==> flow/design.v <==
module RSA_IP #(parameter WIDTH = 3) (
    IN_P, IN_Q, IN_E,
    OUT_N, OUT_D 
);
input  [WIDTH-1:0]   IN_P, IN_Q;
input  [WIDTH*2-1:0] IN_E;
output [WIDTH*2-1:0] OUT_N, OUT_D;
genvar k ; 
assign OUT_N = IN_P * IN_Q ;
wire [WIDTH*2-2:0] phi_N ;
assign phi_N = (IN_P - 1) * (IN_Q - 1) ;
wire        [WIDTH*2-2:0] r        [0:2*WIDTH-1] ;
wire signed [WIDTH*2-1:0] t        [0:2*WIDTH-1] ;
wire        [4:0]         quotient [0:2*WIDTH-1] ;
assign r[0] = phi_N ;
assign t[0] = 0 ;
assign quotient[0] = 0 ;
assign r[1] = IN_E ;
assign t[1] = 1 ;
assign quotient[1] = 0 ;
generate
	for (k=2 ; k< (2*WIDTH) ; k=k+1) begin : gen_d_level
		assign quotient[k] = r[k-2]  /  r[k-1] ; 
		assign t[k] = (r[k-1] ==1)? t[k-1]         : t[k-2]  - quotient[k] * t[k-1] ;
		assign r[k] = (r[k-1] ==1)? 1 				: r[k-2]  - quotient[k] * r[k-1] ;
	end
endgenerate
assign OUT_D =(t[(2*WIDTH)-1] > 0 ) ? t[(2*WIDTH)-1] : t[(2*WIDTH)-1] + phi_N; 
endmodule
module RSA_TOP (
    clk, rst_n, in_valid,
    in_p, in_q, in_e, in_c,
    out_valid, out_m
);
input clk, rst_n, in_valid;
input [3:0] in_p, in_q;
input [7:0] in_e, in_c;
output reg out_valid;
output reg [7:0] out_m;
parameter WIDTH = 4 ;
parameter ST_IN = 0 ;
parameter ST_OUT = 1 ;  
reg current_state  ;
reg next_state  ;
reg  [WIDTH*2-1:0] c_text , c_wait_1 ;
reg  [WIDTH-1  :0] get_p, get_q ;
reg  [WIDTH*2-1:0] get_e ;
reg  [WIDTH*2-1:0] decrypted_text  ;
reg  [WIDTH*2-1:0] decrypted_text_wait_1  ;
wire [WIDTH*2-1:0] OUT_D, OUT_N ;
reg  [WIDTH*2-1:0] private_D , private_N ;
reg  [2:0] count_number ;
reg  [2:0] count_out ; 
integer i  ;
reg count_1 ;
always@(posedge clk, negedge rst_n)
begin
	if(!rst_n)
		begin
			count_1 <= 'd0 ;
		end
	else if (current_state == ST_IN)
		begin
			if (in_valid) begin
				if(count_1 !=1) 
					count_1 <= count_1 + 'd1 ;
			end
		end
	else
		count_1 <= 'd0 ;
end	
reg [2:0] count_8 ;
always@(posedge clk, negedge rst_n)
begin
	if(!rst_n)
		begin
			count_8 <= 'd0 ;
		end
	else if (current_state == ST_IN)
		begin
			if (in_valid) begin
				count_8 <= count_8 + 'd1 ;
			end
		end
	else if (current_state == ST_OUT)
		begin
			count_8 <= count_8 + 'd1 ;
		end
	else
		count_8 <= 'd0 ;
end
always@(posedge clk, negedge rst_n)
begin
	if(!rst_n)
		begin
			get_e <='d0;
			get_p <='d0;
			get_q <='d0;
		end
	else 
		begin
			if (count_1 == 0)
				begin
					get_e <= in_e ;
					get_p <= in_p ;
					get_q <= in_q ;
				end
		end	
end
always@(posedge clk, negedge rst_n)
begin
	if(!rst_n)
		begin
				c_text <= 'd0;
		end
	else if (current_state == ST_IN)
		begin
			if(in_valid ) 
				c_text <= in_c;
		end
end
always@ (posedge clk , negedge rst_n )begin
	if (!rst_n )begin
		c_wait_1 <= 'd0 ;
	end else begin
		c_wait_1 <= c_text ;
	end
end
always@(posedge clk, negedge rst_n)
begin
	if(!rst_n)begin
			private_D <= 'd0;
			private_N <= 'd0;
	end
	else if (current_state == ST_IN)begin
			if (count_1 == 1)begin
				private_D <= OUT_D;
				private_N <= OUT_N;
			end
	end
end
RSA_IP #(.WIDTH(WIDTH)) U0 ( .IN_P(get_p) , .IN_Q(get_q) , .IN_E(get_e) , .OUT_N (OUT_N) , .OUT_D (OUT_D) )  ; 
wire [WIDTH*2-1:0] a0 , a1  ;
wire [WIDTH*4-1:0] a0_square ;
assign a0 = c_wait_1 % private_N ;	 
assign a0_square = a0*a0 ;  
assign a1 = (a0_square)  % private_N ;	 
reg [WIDTH*2-1:0] pipe_a0 , pipe_a1 ;
always@(posedge clk , negedge rst_n)begin
	if (!rst_n)begin
		pipe_a0    <= 'd0 ;
		pipe_a1    <= 'd0 ;
	end else begin
		pipe_a0 <= a0 ;
		pipe_a1 <= a1 ;
	end
end
wire [WIDTH*2-1:0] a0_a1_value ; 
reg [WIDTH*2-1:0] tmp_1_to_2 ;
wire [WIDTH*2-1:0] a2, a3 ;
wire [WIDTH*4-1:0] pipe_a1_square  ;
wire [WIDTH*4-1:0] a2_square   ;
wire [WIDTH*4-1:0] pipe_a0_mult_a1 ;
assign pipe_a1_square  = (pipe_a1 * pipe_a1) ;
assign pipe_a0_mult_a1 = (pipe_a0 * pipe_a1) ; 
assign a2_square   = (a2      * a2 ) ; 
assign a0_a1_value = (pipe_a0_mult_a1  ) % private_N ; 
assign a2          = (pipe_a1_square   ) % private_N ;
assign a3      = (a2_square    ) % private_N ; 
always@(*)begin
	if (private_D[0] == 1  && private_D[1] == 1)begin
		tmp_1_to_2 = a0_a1_value ;
	end else if (private_D[0] == 1  && private_D[1] == 0)begin
		tmp_1_to_2 = pipe_a0 ;
	end else if (private_D[0] == 0  && private_D[1] == 1)begin
		tmp_1_to_2 = pipe_a1 ;
	end else begin   
		tmp_1_to_2 = 0 ;
	end
end
reg [WIDTH*2-1:0] pipe_a3 , pipe_tmp1 , pipe_a2;
always@(posedge clk , negedge rst_n)begin
	if (!rst_n)begin
		pipe_a3    <= 'd0 ;
		pipe_tmp1  <= 'd0 ;
		pipe_a2    <= 'd0 ;
	end else begin
		pipe_tmp1  <= tmp_1_to_2 ;
		pipe_a3    <= a3 ;
		pipe_a2    <= a2 ; 
	end
end
reg [WIDTH*2-1:0] tmp_2_to_3 ;
wire [WIDTH*2-1:0] a4, a5 ;
wire [WIDTH*4-1:0] pipe_a3_square  ;
wire [WIDTH*4-1:0] tmp_a4_square   ;
assign pipe_a3_square  = (pipe_a3 * pipe_a3 ) ;
assign tmp_a4_square   = (a4  * a4  ) ;
assign a4 = (pipe_a3_square )%private_N ; 
assign a5 = (tmp_a4_square  )%private_N ;
wire [WIDTH*4-1:0] pipe_a2_a3 ;
assign pipe_a2_a3 = pipe_a2 * pipe_a3 ; 
wire [WIDTH*2-1:0] a2_a3_value ;
assign a2_a3_value = pipe_a2_a3% private_N ; 
always@(*)begin
	if (private_D[2] == 1  && private_D[3] == 1)begin
		tmp_2_to_3 = a2_a3_value ;
	end else if (private_D[2] == 1  && private_D[3] == 0)begin
		tmp_2_to_3 = pipe_a2 ;
	end else if (private_D[2] == 0  && private_D[3] == 1)begin
		tmp_2_to_3 = pipe_a3 ;
	end else begin   
		tmp_2_to_3 = 0 ;
	end
end
reg [WIDTH*2-1:0] pipe_a5 , pipe_tmp2_0 , pipe_a4 , pipe_tmp2_1 ;
reg in_valid_3 ; 
always@(posedge clk , negedge rst_n)begin
	if (!rst_n)begin
		pipe_a5        <= 'd0 ;
		pipe_a4        <= 'd0 ;
		pipe_tmp2_0    <= 'd0 ;
		pipe_tmp2_1    <= 'd0 ;
	end else begin
		pipe_a5      <= a5 ;
		pipe_a4      <= a4 ;
		pipe_tmp2_0  <= pipe_tmp1 ; 
		pipe_tmp2_1  <= tmp_2_to_3 ; 
	end
end
reg [WIDTH*2-1:0] tmp_3_to_4_0 , tmp_3_to_4_1 ;
wire [WIDTH*2-1:0] a6 ;
wire [WIDTH*4-1:0] pipe_a5_square ;
assign pipe_a5_square = (pipe_a5 * pipe_a5 ) ;
assign a6     = (pipe_a5_square)%private_N ; 
wire [WIDTH*4-1:0] pipe_a4_a5 ;
assign pipe_a4_a5  = pipe_a4 * pipe_a5 ; 
wire [WIDTH*2-1:0] a4_a5_value ;
assign a4_a5_value = pipe_a4_a5 % private_N ; 
wire [WIDTH*4-1:0] pipe_tmp0_tmp1 ;
assign pipe_tmp0_tmp1 = pipe_tmp2_0 * pipe_tmp2_1 ; 
wire [WIDTH*2-1:0] tmp0_tmp1_value ;
assign tmp0_tmp1_value = pipe_tmp0_tmp1 % private_N ; 
always@(*)begin    
	if (private_D[4] == 1  && private_D[5] == 1)begin
		tmp_3_to_4_0 = a4_a5_value ;
	end else if (private_D[4] == 1  && private_D[5] == 0)begin
		tmp_3_to_4_0 = pipe_a4 ;
	end else if (private_D[4] == 0  && private_D[5] == 1)begin
		tmp_3_to_4_0 = pipe_a5 ;
	end else begin   
		tmp_3_to_4_0 = 0 ;
	end
end
always@(*)begin
	if (pipe_tmp2_0 == 0  && pipe_tmp2_1 == 0)begin
		tmp_3_to_4_1 = 0 ;
	end else if (pipe_tmp2_0 == 0 ) begin
		tmp_3_to_4_1 = pipe_tmp2_1 ;
	end else if (pipe_tmp2_1 == 0)begin
		tmp_3_to_4_1 = pipe_tmp2_0 ;
	end else begin  
		tmp_3_to_4_1 = tmp0_tmp1_value ;
	end
end
reg [WIDTH*2-1:0] pipe_a6 , pipe_tmp3_0 , pipe_tmp3_1 ;
always@(posedge clk , negedge rst_n)begin
	if (!rst_n)begin
		pipe_a6	     <= 'd0 ;
		pipe_tmp3_0  <= 'd0 ;
	 	pipe_tmp3_1  <= 'd0 ; 
	end else begin
		pipe_a6	      <= a6 ;
		pipe_tmp3_0   <= tmp_3_to_4_0 ; 
		pipe_tmp3_1   <= tmp_3_to_4_1 ; 
	end
end
reg [WIDTH*2-1:0] tmp_4_to_5 ; 
wire [WIDTH*4-1:0] pipe_tmp3_0_tmp3_1 ;
assign pipe_tmp3_0_tmp3_1 = pipe_tmp3_0 * pipe_tmp3_1 ;
wire [WIDTH*2-1:0] tmp3_0_tmp3_1_value ;
assign  tmp3_0_tmp3_1_value = pipe_tmp3_0_tmp3_1 % private_N ; 
always@(*)begin
	if (pipe_tmp3_0 == 0  && pipe_tmp3_1 == 0)begin
		tmp_4_to_5 = 0 ;
	end else if (pipe_tmp3_0 == 0 ) begin
		tmp_4_to_5 = pipe_tmp3_1 ;
	end else if (pipe_tmp3_1 == 0)begin
		tmp_4_to_5 = pipe_tmp3_0 ;
	end else begin  
		tmp_4_to_5 = tmp3_0_tmp3_1_value ;
	end
end
reg [WIDTH*2-1:0] pipe_tmp5_0, pipe_tmp5_1 ;
always@(posedge clk , negedge rst_n)begin
	if (!rst_n)begin
		pipe_tmp5_0 <= 'd0 ;
		pipe_tmp5_1 <= 'd0 ;
	end else begin
		pipe_tmp5_0 <= pipe_a6 ;
		pipe_tmp5_1 <= tmp_4_to_5 ; 
	end
end
reg [WIDTH*2-1:0] tmp_5_to_6 ; 
wire [WIDTH*4-1:0] pipe_tmp5_0_tmp5_1 ;
assign pipe_tmp5_0_tmp5_1 = pipe_tmp5_0 * pipe_tmp5_1 ;
wire [WIDTH*2-1:0] tmp5_0_tmp5_1_value ;
assign tmp5_0_tmp5_1_value = pipe_tmp5_0_tmp5_1 % private_N ; 
always@(*)begin
	if (private_D[6] == 0  && pipe_tmp5_1 == 0)begin
		tmp_5_to_6 = 0 ;
	end else if (private_D[6] == 0 ) begin
		tmp_5_to_6 = pipe_tmp5_1 ;
	end else if (pipe_tmp5_1 == 0)begin
		tmp_5_to_6 = pipe_tmp5_0 ;
	end else begin  
		tmp_5_to_6 = tmp5_0_tmp5_1_value ;
	end
end
always@(posedge clk , negedge rst_n)begin
	if (!rst_n)begin
		decrypted_text <= 'd0 ;
	end else begin
		decrypted_text <= tmp_5_to_6 ; 
	end
end
always@(posedge clk , negedge rst_n)
begin
	if(!rst_n)
		begin
			out_valid <= 'd0; 
			out_m     <= 'd0; 
		end
	else if (current_state == ST_OUT)
		begin
			out_valid <= 'd1 ;
			out_m	  <= decrypted_text ;
		end
	else 
		begin
			out_valid <= 'd0 ;
			out_m	  <= 'd0 ;
		end
end
always@ (posedge clk , negedge rst_n)
begin
	if (!rst_n ) begin
		current_state <= ST_IN ;
	end else begin
		current_state <= next_state ;
	end
end
always@(*)begin
	case(current_state)
		ST_IN : begin
				if (count_8 == 7 )
					next_state = ST_OUT ; 
				else 
					next_state = ST_IN ; 
		end
		ST_OUT : begin
				if (count_8 == 7)
					next_state = ST_IN ;
				else 
					next_state = ST_OUT ; 
		end
		default : next_state = ST_IN ; 
	endcase
end
endmodule
From RTL to reports: RSA_TOP
Tool output for the design above before and after an edit, in the order of the flow.
Lines under "original" count in the file above, lines under "edited" in the edited file.
"change": "edited" minus "original" as printed here. "rel. change": 100 x difference / "original".
Cell names lack the library's common part.
A cell with -- has no value.
- design top: RSA_TOP
- clock port: clk
- standard-cell library: sky130hd
- library corner: tt_025C_1v80

Diff
The edit as a unified diff against the file above.
The edited RTL no longer does the same as the RTL above: the edit was made by script, with no optimisation intended.
begin of diff
@@ -280,5 +280,7 @@
 assign pipe_tmp3_0_tmp3_1 = pipe_tmp3_0 * pipe_tmp3_1 ;
 wire [WIDTH*2-1:0] tmp3_0_tmp3_1_value ;
-assign  tmp3_0_tmp3_1_value = pipe_tmp3_0_tmp3_1 % private_N ; 
+reg [WIDTH*2-1:0] tmp3_0_tmp3_1_value_r;
+always @(posedge clk) tmp3_0_tmp3_1_value_r <= pipe_tmp3_0_tmp3_1 % private_N ; 
+assign tmp3_0_tmp3_1_value = tmp3_0_tmp3_1_value_r;
 always@(*)begin
 	if (pipe_tmp3_0 == 0  && pipe_tmp3_1 == 0)begin
end of diff

Elaborated design
Source: Yosys, flattened and elaborated. Widths are those after wreduce. Registers that Yosys merges into a memory's read port (data or address) are not register bits. Print and check cells do not count. Equal cells are merged and count once.
- storage and ports (what ; original ; edited ; change ; rel. change (%)):
    bits in registers ; 180 ; 188 ; +8 ; +4.44
    input bits ; 27 ; 27 ; 0 ; 0.00
    output and inout port bits ; 9 ; 9 ; 0 ; 0.00
    cells after elaboration ; 162 ; 163 ; +1 ; +0.62
- operators by class (what ; original ; edited ; change ; rel. change (%)):
    add/subtract/negate cells ; 16 ; 16 ; 0 ; 0.00
    multiply operators ; 24 ; 24 ; 0 ; 0.00
    divide/modulo/power cells ; 19 ; 19 ; 0 ; 0.00
    magnitude comparators ; 1 ; 1 ; 0 ; 0.00
    equality and inequality tests ; 7 ; 7 ; 0 ; 0.00
    mux-type cells ; 40 ; 40 ; 0 ; 0.00
    bitwise gates (word level) ; 8 ; 8 ; 0 ; 0.00
    reduce/logical cells ; 20 ; 20 ; 0 ; 0.00
Operator kinds equal on both sides are left out: 29.

Logic depth
Depth = most cells in a row (Yosys ltp): at word level without a register or memory, in the mapped netlist without a sequential cell, where the memories' decode and read muxes count.
- logic depth (what ; original ; edited ; change ; rel. change (%)):
    depth in word-level cells ; 28 ; 28 ; 0 ; 0.00
    ABC_AREA ; 0 ; 0 ; -- ; --
    mapped depth ; 428 ; 431 ; +3 ; +0.70
    mapped depth without buffers ; 405 ; 407 ; +2 ; +0.49

Synthesis result
The flow's flattened synthesis, as Yosys stat reports it; memories are mapped. The netlist is that of the ABC_AREA named above (0 if unset); the other value can give another one.
- mapped netlist (what ; original ; edited ; change ; rel. change (%)):
    cells in the netlist ; 13935 ; 14049 ; +114 ; +0.82
    cell area after synthesis (µm²) ; 106363.3 ; 106189.3 ; -174.0 ; -0.16
    sequential area (µm²) ; 4504.3 ; 4664.5 ; +160.2 ; +3.56
    flip-flop cells ; 180 ; 188 ; +8 ; +4.44
    buffers ; 347 ; 347 ; 0 ; 0.00
- cell types (cell type ; original ; edited ; change ; rel. change (%)):
    nor2_1 ; 1149 ; 1201 ; +52 ; +4.53
    a21oi_1 ; 665 ; 709 ; +44 ; +6.62
    nor3_1 ; 807 ; 848 ; +41 ; +5.08
    inv_1 ; 1091 ; 1121 ; +30 ; +2.75
    nand3_1 ; 173 ; 147 ; -26 ; -15.03
    or2_2 ; 74 ; 98 ; +24 ; +32.43
    and2_1 ; 329 ; 350 ; +21 ; +6.38
    o31ai_1 ; 375 ; 355 ; -20 ; -5.33
    a21o_1 ; 342 ; 324 ; -18 ; -5.26
    xor2_1 ; 229 ; 212 ; -17 ; -7.42
    o22ai_1 ; 22 ; 36 ; +14 ; +63.64
    a211o_1 ; 20 ; 34 ; +14 ; +70.00
    o21ai_0 ; 702 ; 715 ; +13 ; +1.85
    a21boi_0 ; 44 ; 57 ; +13 ; +29.55
    mux2_1 ; 3 ; 16 ; +13 ; +433.33
    mux2_4 ; 21 ; 9 ; -12 ; -57.14
    nand4_1 ; 111 ; 122 ; +11 ; +9.91
    o21bai_1 ; 60 ; 71 ; +11 ; +18.33
Cell types equal on both sides are left out: 20.
Not every row of either side is listed.
By module: a second synthesis without flattening, with its own total; a netlist apart from the flattened one above.
- unflattened totals (what ; original ; edited ; change ; rel. change (%)):
    cell total of the unflattened synthesis ; 14178 ; 14173 ; -5 ; -0.04
    area (unflattened synthesis) (µm²) ; 107586.9 ; 107429.3 ; -157.6 ; -0.15
Rows give one instance, submodules left out.
- by module, original (module ; times used ; cells ; area (µm²) ; sequential area (µm²)):
    RSA_TOP ; 1 ; 11697 ; 88999.1 ; 4529.3
    RSA_IP (WIDTH=4) ; 1 ; 2481 ; 18587.8 ; 0.0
- by module, edited (module ; times used ; cells ; area (µm²) ; sequential area (µm²)):
    RSA_TOP ; 1 ; 11692 ; 88841.5 ; 4689.5
    RSA_IP (WIDTH=4) ; 1 ; 2481 ; 18587.8 ; 0.0

Timing after synthesis
Path of least setup slack by OpenSTA after synthesis, without wires, with an ideal clock, recovery checks aside; 20% of the period is set as input and as output delay. Where synthesis merged equal registers, the netlist keeps one of their names.
- timing after synthesis (what ; original ; edited ; change ; rel. change (%)):
    path type ; reg2reg ; reg2reg ; -- ; --
    from ; reg get_q[0] ; reg get_q[0] ; -- ; --
    to ; reg private_D[1] ; reg private_D[1] ; -- ; --
    clock period (ns) ; 90.0 ; 90.0 ; 0.0 ; 0.00
    time at the first pin (ns) ; 0.000 ; 0.000 ; 0.000 ; --
    arrival time (ns) ; 79.550 ; 79.084 ; -0.466 ; -0.59
    required time (ns) ; 89.874 ; 89.874 ; 0.000 ; 0.00
    setup slack (ns) ; 10.324 ; 10.790 ; +0.466 ; --
    delay of the path (ns) ; 79.676 ; 79.210 ; -0.466 ; -0.58
    stages on the path ; 389 ; 397 ; +8 ; +2.06
    synthesis period reached (ns) ; 79.676 ; 79.21 ; -0.466 ; -0.58
"delay of the path" is the arrival time less input delay plus setup time.
"stages on the path": output pins that drive a net of the path, with the launching flip-flop's if there is one; two outputs of one cell count as two.
"synthesis period reached" is the clock period less the worst setup slack; recovery checks do not enter. This is arithmetic on one report: input and output delays are still those of the set period (20% each).
The rows between start and end are the longest chain of elaborated cells between them; the timing report does not say that the signal goes this way. Where chains are equally long, one stands for them.
A line is the first line of the expression or statement that the cell stems from. Yosys adds cells for indexed reads and writes and turns some case tables into memories.
On the way, after synthesis, original:
- cells stage by stage: dfrtp_1 > clkbuf_1 > inv_1 > ha_1 > xnor2_1 > or2_2 > fa_1 > inv_1 > ha_1 > fa_1 > fa_1 > ha_1 > a21oi_1 > xnor2_1 > xnor2_1 > xnor2_1 > ha_1 > a21oi_1 > [... 353 more ...] > nand2b_1 > a21oi_1 > clkbuf_1 > nand2b_1 > fa_1 > inv_1 > fa_1 > fa_1 > inv_1 > ha_1 > or2_2 > a21oi_1 > a31oi_1 > xnor3_1 > mux2i_1 > or4_1 > clkbuf_1 > a221o_1
- noted cells in the longest elaborated chain: 28
- ends and longest elaborated chain, after synthesis, original (what ; line ; text):
    start, declared ; 46 ; reg  [WIDTH-1  :0] get_p, get_q ;
    start, assigned ; 98 ; get_q <='d0;
    start, assigned ; 106 ; get_q <= in_q ;
    subtractor 4 x 1 -> 5 bit ; 11 ; assign phi_N = (IN_P - 1) * (IN_Q - 1) ;
    multiplier 32 x 32 -> 7 bit ; 11 ;
    divider 7 x 7 -> 7 bit ; 23 ; assign quotient[k] = r[k-2] / r[k-1] ;
    multiplier 5 x 7 -> 7 bit ; 25 ; assign r[k] = (r[k-1] ==1)? 1 : r[k-2] - quotient[k] * r[k-1] ;
    subtractor 7 bit ; 25 ;
    two-way mux 7 bit ; 25 ;
    divider 7 x 7 -> 7 bit ; 23 ;
    [... 14 more ...] ; -- ;
    two-way mux 7 bit ; 25 ;
    divider 7 x 7 -> 7 bit ; 23 ;
    multiplier 5 x 8 -> 8 bit ; 24 ; assign t[k] = (r[k-1] ==1)? t[k-1] : t[k-2] - quotient[k] * t[k-1] ;
    subtractor 8 bit ; 24 ;
    two-way mux 8 bit ; 24 ;
    adder 7 bit ; 28 ; assign OUT_D =(t[(2*WIDTH)-1] > 0 ) ? t[(2*WIDTH)-1] : t[(2*WIDTH)-1] + phi_N;
    two-way mux 7 bit ; 28 ;
    end, assigned ; 132 ; private_D <= 'd0;
    end, assigned ; 137 ; private_D <= OUT_D;
On the way, after synthesis, edited:
- cells stage by stage: dfrtp_1 > clkbuf_1 > inv_1 > ha_1 > or3_1 > fa_1 > inv_1 > ha_1 > fa_1 > fa_1 > ha_1 > a21oi_1 > xnor2_1 > xnor2_1 > xnor2_1 > ha_1 > a21oi_1 > ha_1 > [... 361 more ...] > a21o_1 > nand2_1 > fa_1 > inv_1 > fa_1 > fa_1 > inv_1 > ha_1 > a21oi_1 > o21ai_0 > a21o_1 > a21oi_1 > xnor3_1 > o211ai_1 > nor4b_1 > clkbuf_1 > nor3_1 > a221o_1
- noted cells in the longest elaborated chain: 28
- ends and longest elaborated chain, after synthesis, edited (what ; line ; text):
    start, declared ; 46 ; reg  [WIDTH-1  :0] get_p, get_q ;
    start, assigned ; 98 ; get_q <='d0;
    start, assigned ; 106 ; get_q <= in_q ;
    subtractor 4 x 1 -> 5 bit ; 11 ; assign phi_N = (IN_P - 1) * (IN_Q - 1) ;
    multiplier 32 x 32 -> 7 bit ; 11 ;
    divider 7 x 7 -> 7 bit ; 23 ; assign quotient[k] = r[k-2] / r[k-1] ;
    multiplier 5 x 7 -> 7 bit ; 25 ; assign r[k] = (r[k-1] ==1)? 1 : r[k-2] - quotient[k] * r[k-1] ;
    subtractor 7 bit ; 25 ;
    two-way mux 7 bit ; 25 ;
    divider 7 x 7 -> 7 bit ; 23 ;
    [... 14 more ...] ; -- ;
    two-way mux 7 bit ; 25 ;
    divider 7 x 7 -> 7 bit ; 23 ;
    multiplier 5 x 8 -> 8 bit ; 24 ; assign t[k] = (r[k-1] ==1)? t[k-1] : t[k-2] - quotient[k] * t[k-1] ;
    subtractor 8 bit ; 24 ;
    two-way mux 8 bit ; 24 ;
    adder 7 bit ; 28 ; assign OUT_D =(t[(2*WIDTH)-1] > 0 ) ? t[(2*WIDTH)-1] : t[(2*WIDTH)-1] + phi_N;
    two-way mux 7 bit ; 28 ;
    end, assigned ; 132 ; private_D <= 'd0;
    end, assigned ; 137 ; private_D <= OUT_D;

Timing after layout
Path of least setup slack in the final report of the runs of pair A (OpenROAD, finished layout, wires in). Where an end is a register, its clock arrival counts in the times.
- timing post-layout (what ; original ; edited ; change ; rel. change (%)):
    path type ; reg2reg ; reg2reg ; -- ; --
    from ; reg get_p[0] ; reg get_p[0] ; -- ; --
    to ; reg private_D[6] ; reg private_D[6] ; -- ; --
    clock period (ns) ; 85.7 ; 85.7 ; 0.0 ; 0.00
    time at the first pin (ns) ; 0.57 ; 0.58 ; +0.01 ; +1.75
    arrival time (ns) ; 80.48 ; 80.21 ; -0.27 ; -0.34
    required time (ns) ; 86.14 ; 86.15 ; +0.01 ; +0.01
    setup slack (ns) ; 5.66 ; 5.94 ; +0.28 ; --
    stages on the path ; 388 ; 380 ; -8 ; -2.06
The rows between start and end are the longest chain of elaborated cells between them; the timing report does not say that the signal goes this way. Where chains are equally long, one stands for them.
On the way, post-layout, original:
- cells stage by stage: dfrtp_2 > inv_1 > ha_1 > xnor2_1 > or2_2 > fa_1 > inv_1 > ha_1 > fa_1 > fa_1 > ha_1 > a21oi_1 > xnor2_1 > xnor2_1 > xnor2_2 > ha_1 > a21oi_1 > ha_1 > [... 352 more ...] > a21oi_1 > buf_4 > or2_2 > fa_1 > inv_1 > fa_1 > fa_1 > inv_1 > ha_1 > and3_1 > a21oi_1 > a31oi_1 > xnor3_1 > mux2i_1 > or4_4 > nand2_1 > xnor2_1 > o21ai_0
- noted cells in the longest elaborated chain: 28
- ends and longest elaborated chain, post-layout, original (what ; line ; text):
    start, declared ; 46 ; reg  [WIDTH-1  :0] get_p, get_q ;
    start, assigned ; 97 ; get_p <='d0;
    start, assigned ; 105 ; get_p <= in_p ;
    subtractor 4 x 1 -> 5 bit ; 11 ; assign phi_N = (IN_P - 1) * (IN_Q - 1) ;
    multiplier 32 x 32 -> 7 bit ; 11 ;
    divider 7 x 7 -> 7 bit ; 23 ; assign quotient[k] = r[k-2] / r[k-1] ;
    multiplier 5 x 7 -> 7 bit ; 25 ; assign r[k] = (r[k-1] ==1)? 1 : r[k-2] - quotient[k] * r[k-1] ;
    subtractor 7 bit ; 25 ;
    two-way mux 7 bit ; 25 ;
    divider 7 x 7 -> 7 bit ; 23 ;
    [... 14 more ...] ; -- ;
    two-way mux 7 bit ; 25 ;
    divider 7 x 7 -> 7 bit ; 23 ;
    multiplier 5 x 8 -> 8 bit ; 24 ; assign t[k] = (r[k-1] ==1)? t[k-1] : t[k-2] - quotient[k] * t[k-1] ;
    subtractor 8 bit ; 24 ;
    two-way mux 8 bit ; 24 ;
    adder 7 bit ; 28 ; assign OUT_D =(t[(2*WIDTH)-1] > 0 ) ? t[(2*WIDTH)-1] : t[(2*WIDTH)-1] + phi_N;
    two-way mux 7 bit ; 28 ;
    end, assigned ; 132 ; private_D <= 'd0;
    end, assigned ; 137 ; private_D <= OUT_D;
On the way, post-layout, edited:
- cells stage by stage: dfrtp_2 > inv_1 > ha_1 > nand2b_1 > and2_1 > or2_2 > fa_1 > inv_1 > ha_1 > fa_1 > fa_1 > ha_1 > a21oi_1 > xnor2_1 > xnor2_1 > xnor2_2 > ha_1 > a21oi_1 > [... 344 more ...] > nand2_1 > fa_1 > inv_1 > fa_1 > fa_1 > inv_1 > ha_1 > a21oi_1 > o21ai_0 > a21o_1 > a21oi_1 > xnor3_1 > o211ai_1 > nor4b_4 > buf_12 > nor2_1 > xnor2_1 > o21ai_0
- noted cells in the longest elaborated chain: 28
- ends and longest elaborated chain, post-layout, edited (what ; line ; text):
    start, declared ; 46 ; reg  [WIDTH-1  :0] get_p, get_q ;
    start, assigned ; 97 ; get_p <='d0;
    start, assigned ; 105 ; get_p <= in_p ;
    subtractor 4 x 1 -> 5 bit ; 11 ; assign phi_N = (IN_P - 1) * (IN_Q - 1) ;
    multiplier 32 x 32 -> 7 bit ; 11 ;
    divider 7 x 7 -> 7 bit ; 23 ; assign quotient[k] = r[k-2] / r[k-1] ;
    multiplier 5 x 7 -> 7 bit ; 25 ; assign r[k] = (r[k-1] ==1)? 1 : r[k-2] - quotient[k] * r[k-1] ;
    subtractor 7 bit ; 25 ;
    two-way mux 7 bit ; 25 ;
    divider 7 x 7 -> 7 bit ; 23 ;
    [... 14 more ...] ; -- ;
    two-way mux 7 bit ; 25 ;
    divider 7 x 7 -> 7 bit ; 23 ;
    multiplier 5 x 8 -> 8 bit ; 24 ; assign t[k] = (r[k-1] ==1)? t[k-1] : t[k-2] - quotient[k] * t[k-1] ;
    subtractor 8 bit ; 24 ;
    two-way mux 8 bit ; 24 ;
    adder 7 bit ; 28 ; assign OUT_D =(t[(2*WIDTH)-1] > 0 ) ? t[(2*WIDTH)-1] : t[(2*WIDTH)-1] + phi_N;
    two-way mux 7 bit ; 28 ;
    end, assigned ; 132 ; private_D <= 'd0;
    end, assigned ; 137 ; private_D <= OUT_D;

Measured runs
Both versions went through the flow (Yosys, OpenROAD) with the same settings in each pair. Constraints: input delay and output delay 20% of the set period each, output load 0.01 pF.
Settings, pair A:
- noted CORE_UTILIZATION: 40
- period_ns at 85.7
- CAP_MARGIN at 20
- CORE_MARGIN: 2
- noted SLEW_MARGIN: 20
- final reports, pair A (what ; original ; edited ; change ; rel. change (%)):
    mapped cell area after synthesis (µm²) ; 106363.3 ; 106189.3 ; -174.0 ; -0.16
    die footprint (µm²) ; 270047.0 ; 269610.0 ; -437.0 ; -0.16
    final design utilization ; 0.425 ; 0.426 ; +0.001 ; --
    worst setup slack after layout (ns) ; 5.657 ; 5.945 ; +0.288 ; --
    setup TNS (ns) ; 0.000 ; 0.000 ; 0.000 ; --
    lowest hold slack (ns) ; 0.355 ; 0.344 ; -0.011 ; --
    period reached (ns) ; 80.043 ; 79.755 ; -0.288 ; -0.36
Settings, pair B:
- noted CORE_ASPECT_RATIO: 0.89
- CORE_MARGIN: 10
- noted CORE_UTILIZATION: 33
- noted CTS_CLUSTER_DIAMETER: 34
- noted GPL_TIMING_DRIVEN: 1
- MAX_ROUTING_LAYER: met4
- MIN_ROUTING_LAYER: met1
- noted PLACE_DENSITY: 0.5
- noted SLEW_MARGIN: 5
- TNS_END_PERCENT at 75
- period_ns at 120.0
- CAP_MARGIN at 20
- final reports, pair B (what ; original ; edited ; change ; rel. change (%)):
    mapped cell area after synthesis (µm²) ; 106363.3 ; 106189.3 ; -174.0 ; -0.16
    die footprint (µm²) ; 345460.0 ; 344915.0 ; -545.0 ; -0.16
    final design utilization ; 0.351 ; 0.351 ; 0.000 ; --
    worst setup slack after layout (ns) ; 31.102 ; 32.100 ; +0.998 ; --
    setup TNS (ns) ; 0.000 ; 0.000 ; 0.000 ; --
    lowest hold slack (ns) ; 0.352 ; 0.355 ; +0.003 ; --
    period reached (ns) ; 88.898 ; 87.900 ; -0.998 ; -1.12
"period reached" is the run's clock period less its worst setup slack. It is reckoned from that one timing run; input and output delays stay at 20% of the period that was set.
